==> flow/design.v <==
`timescale 1ns / 1ps
module mac #(
	  parameter N = 16
    )(
    input clk,rst,ce,
    input [N-1:0] a,
    input [N-1:0] b,
    input [N-1:0] c,
    output reg [N-1:0] p
    );
always@(posedge clk)
 begin
    if(rst)
    begin
        p<=0;
    end
    else if(ce)
    begin
        p <= (a*b+c);
    end
 end
endmodule
module variable_shift_reg #(parameter width = 8, parameter size = 3) (
input clk,
input ce,
input rst,
input [width-1:0] data_in,
output [width-1:0] data_out
);
reg [width-1:0] sr [size-1:0];
generate
genvar i;
for(i = 0;i < size;i = i + 1)
begin
    always@(posedge clk)
    begin
        if(rst)
        begin
            sr[i] <= 'd0;
        end
        else
        begin
            if(ce)
            begin
                if(i == 'd0)
                begin
                    sr[i] <= data_in;
                end
                else
                begin
                    sr[i] <= sr[i-1];
                end
            end
        end
    end
end
endgenerate
assign data_out = sr[size-1];
endmodule
module convolver #(
parameter n = 9'h010,
parameter k = 9'h003,
parameter s = 1,
parameter N = 16
)(
input clk,
input ce,
input global_rst,
input [N-1:0] activation,
input [(k*k)*16-1:0] weight1,
output[N-1:0] conv_op,
output valid_conv,
output end_conv
);
reg [31:0] count,count2,count3,row_count;
reg en1,en2,en3;
wire [15:0] tmp [k*k+1:0];
wire [15:0] weight [0:k*k-1];
generate
	genvar l;
	for(l=0;l<k*k;l=l+1)
	begin
      assign weight [l][N-1:0] = weight1[N*l +: N];
	end
endgenerate
assign tmp[0] = 32'h0000000;
generate
genvar i;
  for(i = 0;i<k*k;i=i+1)
  begin: MAC
    if((i+1)%k ==0)
    begin
      if(i==k*k-1)
      begin
      mac #(.N(N)) mac(
        .clk(clk),
        .ce(ce),
        .rst(global_rst),
        .a(activation),
        .b(weight[i]),
        .c(tmp[i]),
        .p(conv_op)
        );
      end
      else
      begin
      wire [N-1:0] tmp2;
      mac #(.N(N)) mac(
        .clk(clk),
        .ce(ce),
        .rst(global_rst),
        .a(activation),
        .b(weight[i]),
        .c(tmp[i]),
        .p(tmp2)
        );
      variable_shift_reg #(.width(N),.size(n-k)) SR (
          .clk(clk),
          .ce(ce),
          .rst(global_rst),
          .data_in(tmp2),
          .data_out(tmp[i+1])
          );
      end
    end
    else
    begin
   mac #(.N(N)) mac2(
      .clk(clk),
      .ce(ce),
      .rst(global_rst),
      .a(activation),
      .b(weight[i]),
      .c(tmp[i]),
      .p(tmp[i+1])
      );
    end
  end
endgenerate
always@(posedge clk)
begin
  if(global_rst)
  begin
    count <=0;
    count2<=0;
    count3<=0;
    row_count <= 0;
    en1<=0;
    en2<=1;
    en3<=0;
  end
  else if(ce)
  begin
    if(count == (k-1)*n+k-1)
    begin
      en1 <= 1'b1;
      count <= count+1'b1;
    end
    else
    begin
      count<= count+1'b1;
    end
  if(en1 && en2)
  begin
    if(count2 == n-k)
    begin
      count2 <= 0;
      en2 <= 0 ;
      row_count <= row_count + 1'b1;
    end
    else
    begin
      count2 <= count2 + 1'b1;
    end
  end
  if(~en2)
  begin
  if(count3 == k-2)
  begin
    count3<=0;
    en2 <= 1'b1;
  end
  else
    count3 <= count3 + 1'b1;
  end
  if((((count2 + 1) % s == 0) && (row_count % s == 0))||(count3 == k-2)&&(row_count % s == 0)||(count == (k-1)*n+k-1))
  begin
    en3 <= 1;
  end
  else
    en3 <= 0;
  end
end
	assign end_conv = (count>= n*n+2) ? 1'b1 : 1'b0;
	assign valid_conv = (en1&&en2&&en3);
endmodule
# From RTL to reports: convolver
# Each step is given for the RTL above and for the edited RTL.
# Lines under "orig" count in the file above, lines under "edited" in the edited file.
# "delta" is "edited" less "orig", of the values as shown; "change_rel_pct" is that difference over "orig", in percent.
# Library cell names are shortened.
setup:
  top_module: "convolver"
  clock: "clk"
  library: "sky130hd"
  lib_corner: "tt_025C_1v80"

# The edit
# The edit as a unified diff against the file above.
# A script made this edit. It changes what the design does and was not meant as an optimisation.
# begin of diff
@@ -17,5 +17,5 @@
     else if(ce)
     begin
-        p <= (a*b+c);
+        p <= ((a+b)+c);
     end
  end
# end of diff

# Word-level counts
# Counts by Yosys on the flattened word-level netlist (proc, flatten, opt, wreduce). Print and check cells are left out. Cells with the same type and inputs are merged into one.
word_totals:
  columns: ["element", "orig", "edited", "delta", "change_rel_pct"]
  rows:
  - ["out_inout_bits", 18, 18, 0, 0.00]
  - ["word_cells", 78, 78, 0, 0.00]
  - ["regBits", 659, 659, 0, 0.00]
classes:
  columns: ["element", "orig", "edited", "delta", "change_rel_pct"]
  rows:
  - ["mul", 9, 0, -9, -100.00]
  - ["n_cmp", 1, 1, 0, 0.00]
  - ["n_eq", 3, 3, 0, 0.00]
  - ["n_addsub", 11, 20, 9, 81.82]
  - ["muxes", 7, 7, 0, 0.00]
  - ["n_reduce_logical", 5, 5, 0, 0.00]
  - ["bitwise", 1, 1, 0, 0.00]
op_table:
  columns: ["op", "orig", "edited", "delta", "change_rel_pct"]
  rows:
  - ["16-bit by 16-bit multiplier with 16-bit output", 9, 0, -9, -100.00]
  - ["16-bit adder", 8, 17, 9, 112.50]
# Unchanged operator kinds not shown: 10.

# Depth
# Yosys ltp: most cells in a row. Word level: on the elaborated netlist, between registers, memories and ports. Mapped: between sequential cells and ports; inverters and the memories' decode and read muxes count.
logic_depth:
  columns: ["element", "orig", "edited", "delta", "change_rel_pct"]
  rows:
  - ["depth_word", 5, 5, 0, 0.00]
  - ["ABC_AREA", "0", "0", null, null]
  - ["ltp_mapped", 25, 13, -12, -48.00]

# Synthesis result
# The flow's flattened synthesis, as Yosys stat reports it; memories are mapped. The netlist is that of the ABC_AREA named above (0 if unset); the other value can give another one.
synth_totals:
  columns: ["element", "orig", "edited", "delta", "change_rel_pct"]
  rows:
  - ["buffers", 350, 157, -193, -55.14]
  - ["yosys_area_um2", 63185.6, 32085.8, -31099.8, -49.22]
  - ["ff_cells", 659, 659, 0, 0.00]
  - ["cell_count", 7097, 3286, -3811, -53.70]
types:
  columns: ["type", "orig", "edited", "delta", "change_rel_pct"]
  rows:
  - ["inv_1", 1370, 74, -1296, -94.60]
  - ["fa_1", 832, 129, -703, -84.50]
  - ["nand2_1", 820, 141, -679, -82.80]
  - ["and2_1", 495, 10, -485, -97.98]
  - ["ha_1", 471, 133, -338, -71.76]
  - ["xnor2_1", 298, 104, -194, -65.10]
  - ["clkbuf_1", 246, 102, -144, -58.54]
  - ["mux2i_1", 523, 465, -58, -11.09]
  - ["o21ai_1", 1, 54, 53, 5300.00]
  - ["a21oi_1", 53, 101, 48, 90.57]
  - ["xor2_1", 129, 84, -45, -34.88]
  - ["buf_1", 48, 9, -39, -81.25]
  - ["a211oi_1", 14, 50, 36, 257.14]
  - ["nand2b_1", 27, 12, -15, -55.56]
  - ["a311oi_1", 16, 1, -15, -93.75]
  - ["o22ai_1", 16, 1, -15, -93.75]
  - ["nor2_1", 664, 651, -13, -1.96]
  - ["nand3_1", 43, 55, 12, 27.91]
# Unchanged cell types not shown: 4.
# Not every row of either side is listed.
# The figures by module come from a second, unflattened synthesis with its own total; it is not the netlist above.
hier_totals:
  columns: ["element", "orig", "edited", "delta", "change_rel_pct"]
  rows:
  - ["hier_cells", 7179, 3494, -3685, -51.33]
  - ["hier_area_um2", 64262.9, 33956.3, -30306.6, -47.16]
# Rows give one instance, submodules left out.
modules_orig:
  columns: ["module", "n_inst", "mod_seq_area_um2", "cells", "mod_area_um2"]
  rows:
  - ["mac (N=16)", 9, 320.3, 587, 4982.3]
  - ["variable_shift_reg (width=16, size=13)", 2, 4164.0, 670, 7345.8]
  - ["convolver", 1, 1981.9, 556, 4730.8]
modules_edited:
  columns: ["module", "n_inst", "mod_seq_area_um2", "cells", "mod_area_um2"]
  rows:
  - ["variable_shift_reg (width=16, size=13)", 2, 4164.0, 670, 7345.8]
  - ["mac (N=16)", 9, 320.3, 175, 1605.3]
  - ["convolver", 1, 1981.9, 579, 4817.1]

# Worst setup path after synthesis
# Path of least setup slack by OpenSTA after synthesis, without wires, with an ideal clock, recovery checks aside; 20% of the period is set as input and as output delay. Where synthesis merged equal registers, the netlist keeps one of their names.
synth_path:
  columns: ["element", "orig", "edited", "delta", "change_rel_pct"]
  rows:
  - ["kind", "input to register", "input to register", null, null]
  - ["start", "input port activation[10]", "input port activation[0]", null, null]
  - ["end", "register MAC[1].genblk1.mac2.p[14]", "register MAC[7].genblk1.mac2.p[15]", null, null]
  - ["path_buffers", 3, 0, -3, -100.00]
  - ["t_first_pin_ns", 1.600, 1.600, 0.000, 0.00]
  - ["slack_ns", 0.882, 3.740, 2.858, null]
  - ["t_required_ns", 7.872, 7.885, 0.013, 0.17]
  - ["tclk_ns", 8.0, 8.0, 0.0, 0.00]
  - ["delay_ns", 5.518, 2.659, -2.859, -51.81]
  - ["t_arrival_ns", 6.990, 4.144, -2.846, -40.72]
  - ["driving_pins", 25, 13, -12, -48.00]
  - ["input_delay_ns", 1.600, 1.600, 0.000, 0.00]
  - ["synth_period_reached_ns", 7.118, 4.26, -2.858, -40.15]
# "delay_ns" = arrival - input delay + setup time.
# "driving_pins": output pins that drive a net of the path, with the launching flip-flop's if there is one; two outputs of one cell count as two.
# "synth_period_reached_ns" = period - worst setup slack (recovery checks aside). The figure is calculated, with input and output delays left at 20% of the set period.
# The rows between start and end are the longest chain of elaborated cells between them; the timing report does not say that the signal goes this way. Where chains are equally long, one stands for them.
# A line is the first line of the expression or statement that the cell stems from. Yosys adds cells for indexed reads and writes and turns some case tables into memories.
synth_between_orig:
  path_cell_list: "buf_2 buf_2 clkbuf_1 and2_1 fa_1 inv_1 fa_1 inv_1 fa_1 inv_1 fa_1 inv_1 fa_1 inv_1 fa_1 inv_1 ha_1 and2_1 or2_1 a21oi_1 nor2b_1 a311oi_1 xnor2_1 mux2i_1 nor2_1"
  elab_chain_len: 2
  cells_between: 2
synth_lines_orig:
  columns: ["element", "line", "source"]
  rows:
  - ["from (decl)", 69, "input [N-1:0] activation,"]
  - ["16-bit by 16-bit multiplier with 16-bit output", 19, "p <= (a*b+c);"]
  - ["16-bit adder", 19, null]
  - ["to (assign)", 15, "p<=0;"]
  - ["to (assign)", 19, null]
  - ["to (decl)", 9, "output reg [N-1:0] p"]
synth_between_edited:
  path_cell_list: "inv_1 fa_1 inv_1 ha_1 inv_1 fa_1 nor2b_1 o31a_1 nor2_1 o21ai_1 nor4_1 or4_1 and3_1"
  elab_chain_len: 2
  cells_between: 2
synth_lines_edited:
  columns: ["element", "line", "source"]
  rows:
  - ["from (decl)", 69, "input [N-1:0] activation,"]
  - ["16-bit adder x2", 19, "p <= ((a+b)+c);"]
  - ["to (assign)", 15, "p<=0;"]
  - ["to (assign)", 19, null]
  - ["to (decl)", 9, "output reg [N-1:0] p"]

# Timing after layout
# From the final timing report of each run of pair 1: the path of least setup slack in the routed layout; clock arrival at registers is part of the times.
layout_path:
  columns: ["element", "orig", "edited", "delta", "change_rel_pct"]
  rows:
  - ["kind", "input to register", "input to register", null, null]
  - ["start", "input port weight1[33]", "input port activation[2]", null, null]
  - ["end", "register MAC[2].genblk1.genblk1.mac.p[14]", "register MAC[7].genblk1.mac2.p[15]", null, null]
  - ["input_delay_ns", 1.60, 1.60, 0.00, 0.00]
  - ["slack_ns", 0.93, 3.11, 2.18, null]
  - ["t_first_pin_ns", 1.60, 1.60, 0.00, 0.00]
  - ["t_arrival_ns", 7.63, 5.40, -2.23, -29.23]
  - ["tclk_ns", 8.0, 8.0, 0.0, 0.00]
  - ["path_buffers", 1, 2, 1, 100.00]
  - ["t_required_ns", 8.56, 8.51, -0.05, -0.58]
  - ["driving_pins", 21, 12, -9, -42.86]
# The rows between start and end are the longest chain of elaborated cells between them; the timing report does not say that the signal goes this way. Where chains are equally long, one stands for them.
layout_between_orig:
  path_cell_list: "clkdlybuf4s50_1 and2_1 fa_1 inv_1 fa_1 fa_1 fa_1 inv_1 fa_1 inv_1 fa_1 inv_1 ha_1 and2_1 or2_1 a21oi_1 nor2b_1 a311oi_1 xnor2_1 mux2i_1 nor2_1"
  elab_chain_len: 2
  cells_between: 2
layout_lines_orig:
  columns: ["element", "line", "source"]
  rows:
  - ["from (decl)", 70, "input [(k*k)*16-1:0] weight1,"]
  - ["16-bit by 16-bit multiplier with 16-bit output", 19, "p <= (a*b+c);"]
  - ["16-bit adder", 19, null]
  - ["to (assign)", 15, "p<=0;"]
  - ["to (assign)", 19, null]
  - ["to (decl)", 9, "output reg [N-1:0] p"]
layout_between_edited:
  path_cell_list: "clkdlybuf4s50_1 buf_4 fa_1 inv_1 fa_1 nor2b_1 o31a_1 nor2_1 o21ai_1 nor4_1 or4_1 and3_1"
  elab_chain_len: 2
  cells_between: 2
layout_lines_edited:
  columns: ["element", "line", "source"]
  rows:
  - ["from (decl)", 69, "input [N-1:0] activation,"]
  - ["16-bit adder x2", 19, "p <= ((a+b)+c);"]
  - ["to (assign)", 15, "p<=0;"]
  - ["to (assign)", 19, null]
  - ["to (decl)", 9, "output reg [N-1:0] p"]

# Flow runs
# Both versions went through the flow (Yosys, OpenROAD) with the same settings in each pair. Constraints: input delay and output delay 20% of the set period each, output load 0.01 pF.
flow_settings_pair_1:
  CORE_UTILIZATION: 40
  period_ns: 8.0
  CAP_MARGIN: 20
  CORE_MARGIN: 2
  SLEW_MARGIN: 20
results_pair_1:
  columns: ["element", "orig", "edited", "delta", "change_rel_pct"]
  rows:
  - ["achieved_clock_period_ns", 7.069, 4.891, -2.178, -30.81]
  - ["synthArea_um2", 63185.6, 32085.8, -31099.8, -49.22]
  - ["die_area_um2", 161158.0, 82495.3, -78662.7, -48.81]
  - ["post_route_stdcell_area_um2", 70157.3, 37344.6, -32812.7, -46.77]
  - ["tns_ns", 0.000, 0.000, 0.000, null]
  - ["ws_hold_ns", 0.456, 0.446, -0.010, null]
  - ["ws_setup_ns", 0.931, 3.109, 2.178, null]
flow_settings_pair_2:
  ABC_AREA: 1
  CELL_PAD_IN_SITES_DETAIL_PLACEMENT: 2
  CORE_MARGIN: 9
  CORE_UTILIZATION: 28
  CTS_CLUSTER_DIAMETER: 136
  GPL_ROUTABILITY_DRIVEN: 1
  MAX_ROUTING_LAYER: "met4"
  PLACE_DENSITY_LB_ADDON: 0.22
  SETUP_SLACK_MARGIN: 0.77
  period_ns: 7.09
  CAP_MARGIN: 20
  SLEW_MARGIN: 20
results_pair_2:
  columns: ["element", "orig", "edited", "delta", "change_rel_pct"]
  rows:
  - ["achieved_clock_period_ns", 6.230, 3.873, -2.357, -37.83]
  - ["synthArea_um2", 66978.0, 36072.1, -30905.9, -46.14]
  - ["die_area_um2", 257140.0, 142072.0, -115068.0, -44.75]
  - ["post_route_stdcell_area_um2", 76713.6, 42127.9, -34585.7, -45.08]
  - ["tns_ns", 0.000, 0.000, 0.000, null]
  - ["ws_hold_ns", 0.448, 0.472, 0.024, null]
  - ["ws_setup_ns", 0.860, 3.217, 2.357, null]
# "achieved_clock_period_ns" means the clock period less the worst setup slack. The figure is calculated, with input and output delays left at 20% of the set period.
